==> flow/design.v <==
module jt49_dcrm2 #(parameter sw=8) (
    input                clk,
    input                cen,
    input                rst,
    input         [sw-1:0]  din,
    output signed [sw-1:0]  dout
);
localparam dw=10;  
reg  signed [sw+dw:0] integ, exact, error;
reg  signed [sw:0] pre_dout;
reg signed [sw:0] q;
always @(*) begin
    exact = integ+error;
    q = exact[sw+dw:dw];
    pre_dout  = { 1'b0, din } - q;
end
assign dout = pre_dout[sw-1:0];
always @(posedge clk)
    if( rst ) begin
        integ <= {sw+dw+1{1'b0}};
        error <= {sw+dw+1{1'b0}};
    end else if( cen ) begin
        integ <= integ + pre_dout;  
        error <= exact-{q, {dw{1'b0}}};
    end
endmodule
module iir_1st_order
#(
	parameter COEFF_WIDTH = 18,
	parameter COEFF_SCALE = 15,
	parameter DATA_WIDTH  = 16,
	parameter COUNT_BITS  = 10
)
(
	input clk,
	input reset,
	input [COUNT_BITS - 1 : 0] div,
	input signed [COEFF_WIDTH - 1 : 0] A2, B1, B2,
   input signed [DATA_WIDTH - 1 :0] in,
   output [DATA_WIDTH - 1:0] out
);
	reg signed [DATA_WIDTH-1:0] x0,x1,y0;
	reg signed [DATA_WIDTH + COEFF_WIDTH - 1 : 0] out32;
	reg [COUNT_BITS - 1:0] count;
	assign out = y0;
	always @ (*) begin
		out32 <= (B1*x0 + B2*x1) - A2*y0;  
	end
	always @ (posedge clk) begin
		if(reset) begin
			count <= 0;
			x0 <= 0;
			x1 <= 0;
			y0 <= 0;
		end
		else begin
			count <= count + 1'd1;
			if (count == div - 1) begin
					count <= 0;
					y0 <= {out32[DATA_WIDTH + COEFF_WIDTH - 1] , out32[COEFF_SCALE + DATA_WIDTH - 2 : COEFF_SCALE]};
					x1 <= x0;
					x0 <= in;
			end
		end
	end
endmodule  
module iir_2nd_order
#(
	parameter COEFF_WIDTH = 18,
	parameter COEFF_SCALE = 14,
	parameter DATA_WIDTH  = 16,
	parameter COUNT_BITS  = 10
)
(
	input clk,
	input reset,
	input [COUNT_BITS - 1 : 0] div,
	input signed [COEFF_WIDTH - 1 : 0] A2, A3, B1, B2, B3,
   input signed [DATA_WIDTH - 1 : 0] in,
   output [DATA_WIDTH - 1 : 0] out
);
	reg signed [DATA_WIDTH-1 : 0] x0,x1,x2;
	reg signed [DATA_WIDTH-1 : 0] y0,y1;
	reg signed [(DATA_WIDTH + COEFF_WIDTH - 1) : 0] out32;
	reg [COUNT_BITS : 0] count;
	assign out = y0;
	always @ (*) begin
		out32 <= (B1*x0 + B2*x1 + B3*x2) - (A2*y0 + A3*y1);  
	end
	always @ (posedge clk) begin
		if(reset) begin
			count <=  0;
			x0 <= 0;
			x1 <= 0;
			x2 <= 0;
			y0 <= 0;
			y1 <= 0; 
		end
		else begin
			count <= count + 1'd1;
			if (count == div - 1) begin
					count <= 0;
					y1 <= y0;
					y0 <= {out32[DATA_WIDTH + COEFF_WIDTH - 1] , out32[(DATA_WIDTH + COEFF_SCALE - 2) : COEFF_SCALE]};
					x2 <= x1;
					x1 <= x0;
					x0 <= in;
			end
		end
	end
endmodule  
module arkanoid_lpf(
	input clk,
	input reset,
	input signed [15:0] in,
	output signed [15:0] out);
	wire [9:0] div = 10'd256;  
	wire signed [17:0] A2;
	wire signed [17:0] B2;
	wire signed [17:0] B1;
	wire signed [15:0] audio_post_lpf1;
	assign A2 = -18'd18211;
	assign B1 = 18'd7278;
	assign B2 = 18'd7278;
	iir_1st_order lpf6db(.clk(clk),
								.reset(reset),
								.div(div),
								.A2(A2),
								.B1(B1),
								.B2(B2),
								.in(in),
								.out(audio_post_lpf1)); 
	assign out = audio_post_lpf1;
endmodule
module arkanoid_audio
(
	input                clk_48m,
	input                reset,       
	input          [9:0] sound_raw,   
	input                pause,
	input                vol_boost,
	output signed [15:0] sound
);
reg [8:0] div;
always @(posedge clk_48m) begin
	if(!reset)
		div <= 9'd0;
	else
		div <= div + 9'd1;
end
wire dcrm_cen = !div;
wire signed [15:0] sound_dcrm;
jt49_dcrm2 #(16) dcrm
(
	.clk(clk_48m),
	.cen(dcrm_cen),
	.rst(~reset),
	.din({5'd0, sound_raw}),
	.dout(sound_dcrm)
);
wire signed [15:0] sound_filtered;
arkanoid_lpf lpf
(
	.clk(clk_48m),
	.reset(~reset),
	.in(sound_dcrm),
	.out(sound_filtered)
);
assign sound = pause ? 16'd0 : vol_boost ? (sound_filtered <<< 16'd5) : (sound_filtered <<< 16'd4);
endmodule
======== Step by step through the tools: arkanoid_audio ========
What the tools print for arkanoid_audio, step after step.
Lines are those of the file above, counted from 1.
Library cell names are shortened.
A cell with -- has no value.
set-up
  top module .............................. arkanoid_audio
  clock ................................... clk_48m
  standard-cell library ................... sky130hd
  timing corner ........................... tt_025C_1v80

======== Word-level counts ========
Source: Yosys, flattened and elaborated, memories not mapped. Widths are those after wreduce. Registers that Yosys merges into a memory's read port (data or address) are not register bits. Print and check cells do not count. Equal cells are merged and count once.
storage and ports
  register bits ........................... 121
  input bits .............................. 14
operators by class
  reduce/logical cells .................... 2
  muxes and demuxes ....................... 2
  bitwise gates (word level) .............. 1
  eq/ne operators ......................... 1
  add/sub/neg operators ................... 8
  multiply operators ...................... 3
operators by type and width
  kind                                                   number
  multiplier 13 x 16 -> 29 bit (first input constant)    2
  multiplier 16 x 16 -> 32 bit (first input constant)    1
  subtractor 31 x 32 -> 33 bit                           1
  2-to-1 mux 16 bit                                      2
  adder 30 x 30 -> 31 bit                                1
  adder 27 x 17 -> 27 bit                                1
  adder 27 bit                                           1
  subtractor 27 bit                                      1
  subtractor 10 x 17 -> 17 bit                           1
  adder 10 x 1 -> 10 bit (second input constant)         1
  equality test 10 x 8 -> 1 bit (second input constant)  1
  adder 9 x 1 -> 9 bit (second input constant)           1
  zero test 9 bit                                        1
  OR reduction 2 bit                                     1
  inverter 1 bit                                         1

======== Depth ========
Yosys ltp: most cells in a row. Word level: on the elaborated netlist, between registers, memories and ports. Mapped: between sequential cells and ports; inverters and the memories' decode and read muxes count.
logic depth
  depth after elaboration ................. 3
  ABC_AREA ................................ 0
  mapped depth ............................ 41
  gate-level depth less buffers ........... 41

======== Netlist ========
Source: synth_stat.txt of the flow (Yosys; design flattened, memories mapped). It holds for the ABC_AREA given above (unset counts as 0); a run with the other value may have another netlist.
The area totals of this step are shown rounded.
cell types
  cell      number  total area (µm²)
  fa_1      355     7.11E+03
  ha_1      336     4.2E+03
  inv_1     575     2158.32
  dfxtp_1   104     2.08E+03
  xnor2_1   109     954.666
  a21oi_1   158     790.758
  nand2_1   171     641.866
  xor2_1    52      455.437
  nor2_1    117     439.171
  a21o_1    56      420.403
  o21ai_0   51      255.245
  mux2i_1   20      200.192
  nand3_1   32      160.154
  a211oi_1  19      142.637
  nand4_1   20      125.12
  clkbuf_1  33      123.869
  nor3_1    23      115.11
  o21bai_1  15      112.608
Other cell types: 68; their cells: 217.
mapped netlist
  area of sequential cells ................ 2080 µm²
  synthesis area .......................... 22200 µm²
  buffer cells ............................ 47
  mapped flip-flops ....................... 104
  cell count .............................. 2463
The figures by module come from a second, unflattened synthesis with its own total; it is not the netlist above.
second synthesis, totals
  cell total of the unflattened synthesis .. 4175
  area (unflattened synthesis) ............ 38800 µm²
Rows give one instance, submodules left out.
by module
  module              sequential area (µm²)  area (µm²)  cells  instances
  iir_1st_order       1160                   34400       3635   1
  jt49_dcrm2 (sw=16)  741                    3860        464    1
  arkanoid_audio      180                    591         74     1
  arkanoid_lpf        0.0                    7.5         2      1

======== Worst setup path after synthesis ========
OpenSTA on the mapped netlist: ideal clock, no wires. The path of least setup slack (recovery checks aside). Input and output delay are each 20% of the period. Register names are those of the netlist, which keeps one name where synthesis merged equal registers.
path post-synthesis
  path kind ............................... reg-to-reg
  start ................................... reg lpf.lpf6db.x0[8]
  end ..................................... reg lpf.lpf6db.y0[15]
  buffers on the path ..................... 0
  period .................................. 20.0 ns
  stages .................................. 38
  data arrival time ....................... 9.374 ns
  launch time at the first pin ............ 0.000 ns
  path delay .............................. 9.460 ns
  setup slack ............................. 10.541 ns
  library setup time ...................... 0.086 ns
  required time ........................... 19.914 ns
  synthesis period reached ................ 9.459 ns
"path delay" is the arrival time less input delay plus setup time.
"stages": output pins that drive a net of the path, with the launching flip-flop's if there is one; two outputs of one cell count as two.
"synthesis period reached" is the clock period less the worst setup slack; recovery checks do not enter. This is arithmetic on one report: input and output delays are still those of the set period (20% each).
Between the ends stands the longest chain of elaborated cells between them, by number of cells; it is not shown to be the way that was timed. Of several equally long chains one is given.
A line is the first line of the expression or statement that the cell stems from. Yosys adds cells for indexed reads and writes and turns some case tables into memories.
between the ends, post-synthesis
  cells stage by stage .................... dfxtp_1 ha_1 inv_1 fa_1 fa_1 fa_1 fa_1 inv_1 ha_1 a21o_1 a21oi_1 a21boi_0 a311o_1 a31o_2 a21oi_1 nand2b_1 o32ai_1 nor2_1 [2 not listed] fa_1 fa_1 inv_1 fa_1 inv_1 fa_1 fa_1 inv_1 ha_1 a21o_1 a21o_1 a21o_1 a21o_1 a21o_1 a21oi_1 o31ai_1 xnor2_1 a211oi_1
  cells in the longest elaborated chain ... 3
RTL lines, path post-synthesis
  what                          RTL line  RTL
  start, declared               42        reg signed [DATA_WIDTH-1:0] x0,x1,y0;
  start, assigned               52        x0 <= 0;
  start, assigned               62        x0 <= in;
  multiplier 13 x 16 -> 29 bit  47        out32 <= (B1*x0 + B2*x1) - A2*y0;
  adder 30 x 30 -> 31 bit       47
  subtractor 31 x 32 -> 33 bit  47
  end, assigned                 54        y0 <= 0;
  end, assigned                 60        y0 <= {out32[DATA_WIDTH + COEFF_WIDTH - 1] , out32[COEFF_SCALE + DATA_WIDTH - 2 : COEFF_SCALE]};
  end, declared                 42

======== Path in the finished layout ========
From the final timing report of run 1: the path of least setup slack in the routed layout; clock arrival at registers is part of the times.
path after layout
  path kind ............................... reg-to-reg
  start ................................... reg lpf.lpf6db.x0[9]
  end ..................................... reg lpf.lpf6db.y0[15]
  buffers on the path ..................... 0
  library setup time ...................... 0.08 ns
  setup slack ............................. 6.24 ns
  data arrival time ....................... 11.13 ns
  stages .................................. 38
  launch time at the first pin ............ 0.43 ns
  period .................................. 17.0 ns
  required time ........................... 17.37 ns
Between the ends stands the longest chain of elaborated cells between them, by number of cells; it is not shown to be the way that was timed. Of several equally long chains one is given.
between the ends, after layout
  cells stage by stage .................... dfxtp_1 ha_1 inv_1 fa_1 fa_1 inv_1 fa_1 inv_1 fa_1 inv_1 ha_1 a211oi_1 o211a_1 o31ai_1 a31oi_1 nor2b_1 o21ai_0 o21ai_0 [2 not listed] inv_1 fa_1 fa_1 fa_1 fa_1 fa_1 inv_1 ha_1 a21o_1 a21o_1 a21o_1 a21o_1 a21o_1 a21o_1 a21oi_1 o31ai_1 xnor2_1 a211oi_1
  cells in the longest elaborated chain ... 3
RTL lines, path after layout
  what                          RTL line  RTL
  start, declared               42        reg signed [DATA_WIDTH-1:0] x0,x1,y0;
  start, assigned               52        x0 <= 0;
  start, assigned               62        x0 <= in;
  multiplier 13 x 16 -> 29 bit  47        out32 <= (B1*x0 + B2*x1) - A2*y0;
  adder 30 x 30 -> 31 bit       47
  subtractor 31 x 32 -> 33 bit  47
  end, assigned                 54        y0 <= 0;
  end, assigned                 60        y0 <= {out32[DATA_WIDTH + COEFF_WIDTH - 1] , out32[COEFF_SCALE + DATA_WIDTH - 2 : COEFF_SCALE]};
  end, declared                 42

Subject: flow runs of arkanoid_audio

Hi,

arkanoid_audio through Yosys and OpenROAD on sky130hd: 4 stored runs, unordered, with their settings and measured results. The constraints put input and output delay at 20% of the set period each and load the outputs with 0.01 pF.
By "time of the worst setup path" is meant the share of the clock period that the worst setup path is allowed (20% is reserved at inputs, 20% at outputs), minus its slack. Clock arrival times at its registers enter into it.
"total power after layout" is the tool's figure for a default switching activity; nothing was simulated.
The measured numbers are rounded.

======== run 1 ========
==> flow/run.sh <==
#!/bin/bash
# the make line also repeats the synthesis and layout settings of config.mk as NAME=value (left out here)
make -C /OpenROAD-flow-scripts/flow DESIGN_CONFIG=/design/flow/config.mk WORK_HOME=/design/flow/orfs CLKGATE_MAP_FILE= finish
==> flow/config.mk <==
export PLATFORM = sky130hd
export DESIGN_NAME = arkanoid_audio
export DESIGN_NICKNAME = arkanoid_audio
export VERILOG_FILES = /design/flow/design.v
export SDC_FILE = /design/flow/constraint.sdc
export NUM_CORES = 4
export LEC_CHECK = 0
export ABC_AREA = 0
export CAP_MARGIN = 20
export CELL_PAD_IN_SITES_DETAIL_PLACEMENT = 2
export CELL_PAD_IN_SITES_GLOBAL_PLACEMENT = 2
export CORE_ASPECT_RATIO = 1.11
export CORE_MARGIN = 10
export CORE_UTILIZATION = 16
export CTS_CLUSTER_DIAMETER = 343
export CTS_CLUSTER_SIZE = 45
export HOLD_SLACK_MARGIN = 0.19
export PLACE_DENSITY_LB_ADDON = 0.04
export SLEW_MARGIN = 5
export TNS_END_PERCENT = 40
==> flow/constraint.sdc <==
create_clock -name core_clock -period 17.0 [get_ports {clk_48m}]
set_input_delay 3.4000 -clock core_clock [delete_from_list [all_inputs] [get_ports {clk_48m}]]
set_output_delay 3.4000 -clock core_clock [all_outputs]
set_load 0.01 [all_outputs]

-------- measured, run 1 --------
  chip area in the Yosys report ........... 22200 µm²
  time of the worst setup path ............ 10.76 ns
  class of the worst setup path ........... reg-to-reg
  lowest setup slack ...................... 6.24 ns
  total power after layout ................ 1350 µW
  worst hold slack in the final report .... 0.471 ns
  overall die area ........................ 154000 µm²
  utilization in the final report ......... 18.1 %

======== run 2 ========
==> flow/run.sh <==
#!/bin/bash
# the make line also repeats the synthesis and layout settings of config.mk as NAME=value (left out here)
make -C /OpenROAD-flow-scripts/flow DESIGN_CONFIG=/design/flow/config.mk WORK_HOME=/design/flow/orfs CLKGATE_MAP_FILE= finish
==> flow/config.mk <==
export PLATFORM = sky130hd
export DESIGN_NAME = arkanoid_audio
export DESIGN_NICKNAME = arkanoid_audio
export VERILOG_FILES = /design/flow/design.v
export SDC_FILE = /design/flow/constraint.sdc
export NUM_CORES = 4
export LEC_CHECK = 0
export CAP_MARGIN = 20
export CORE_MARGIN = 2
export CORE_UTILIZATION = 40
export SLEW_MARGIN = 20
==> flow/constraint.sdc <==
create_clock -name core_clock -period 20.0 [get_ports {clk_48m}]
set_input_delay 4.0000 -clock core_clock [delete_from_list [all_inputs] [get_ports {clk_48m}]]
set_output_delay 4.0000 -clock core_clock [all_outputs]
set_load 0.01 [all_outputs]

-------- measured, run 2 --------
  chip area in the Yosys report ........... 22200 µm²
  time of the worst setup path ............ 10.13 ns
  class of the worst setup path ........... reg-to-reg
  lowest setup slack ...................... 9.87 ns
  total power after layout ................ 1050 µW
  worst hold slack in the final report .... 0.467 ns
  overall die area ........................ 57400 µm²
  utilization in the final report ......... 42.7 %

======== run 3 ========
==> flow/run.sh <==
#!/bin/bash
# the make line also repeats the synthesis and layout settings of config.mk as NAME=value (left out here)
make -C /OpenROAD-flow-scripts/flow DESIGN_CONFIG=/design/flow/config.mk WORK_HOME=/design/flow/orfs CLKGATE_MAP_FILE= finish
==> flow/config.mk <==
export PLATFORM = sky130hd
export DESIGN_NAME = arkanoid_audio
export DESIGN_NICKNAME = arkanoid_audio
export VERILOG_FILES = /design/flow/design.v
export SDC_FILE = /design/flow/constraint.sdc
export NUM_CORES = 4
export LEC_CHECK = 0
export ABC_AREA = 0
export CAP_MARGIN = 20
export CELL_PAD_IN_SITES_DETAIL_PLACEMENT = 2
export CORE_ASPECT_RATIO = 1.11
export CORE_MARGIN = 3
export CORE_UTILIZATION = 58
export CTS_CLUSTER_DIAMETER = 240
export CTS_CLUSTER_SIZE = 45
export HOLD_SLACK_MARGIN = 0.19
export SLEW_MARGIN = 5
export TNS_END_PERCENT = 40
==> flow/constraint.sdc <==
create_clock -name core_clock -period 17.0 [get_ports {clk_48m}]
set_input_delay 3.4000 -clock core_clock [delete_from_list [all_inputs] [get_ports {clk_48m}]]
set_output_delay 3.4000 -clock core_clock [all_outputs]
set_load 0.01 [all_outputs]

-------- run 3 --------
  did not finish, placement stopped with DPL-0033

======== run 4 ========
==> flow/run.sh <==
#!/bin/bash
# the make line also repeats the synthesis and layout settings of config.mk as NAME=value (left out here)
make -C /OpenROAD-flow-scripts/flow DESIGN_CONFIG=/design/flow/config.mk WORK_HOME=/design/flow/orfs CLKGATE_MAP_FILE= finish
==> flow/config.mk <==
export PLATFORM = sky130hd
export DESIGN_NAME = arkanoid_audio
export DESIGN_NICKNAME = arkanoid_audio
export VERILOG_FILES = /design/flow/design.v
export SDC_FILE = /design/flow/constraint.sdc
export NUM_CORES = 4
export LEC_CHECK = 0
export ABC_AREA = 1
export CAP_MARGIN = 20
export CELL_PAD_IN_SITES_DETAIL_PLACEMENT = 2
export CORE_MARGIN = 3
export CORE_UTILIZATION = 40
export CTS_CLUSTER_SIZE = 45
export HOLD_SLACK_MARGIN = 0.19
export SLEW_MARGIN = 20
==> flow/constraint.sdc <==
create_clock -name core_clock -period 17.0 [get_ports {clk_48m}]
set_input_delay 3.4000 -clock core_clock [delete_from_list [all_inputs] [get_ports {clk_48m}]]
set_output_delay 3.4000 -clock core_clock [all_outputs]
set_load 0.01 [all_outputs]

-------- measured, run 4 --------
  chip area in the Yosys report ........... 23000 µm²
  time of the worst setup path ............ 11.55 ns
  class of the worst setup path ........... reg-to-reg
  lowest setup slack ...................... 5.45 ns
  total power after layout ................ 1740 µW
  worst hold slack in the final report .... 0.455 ns
  overall die area ........................ 60500 µm²
  utilization in the final report ......... 43.1 %

Regards
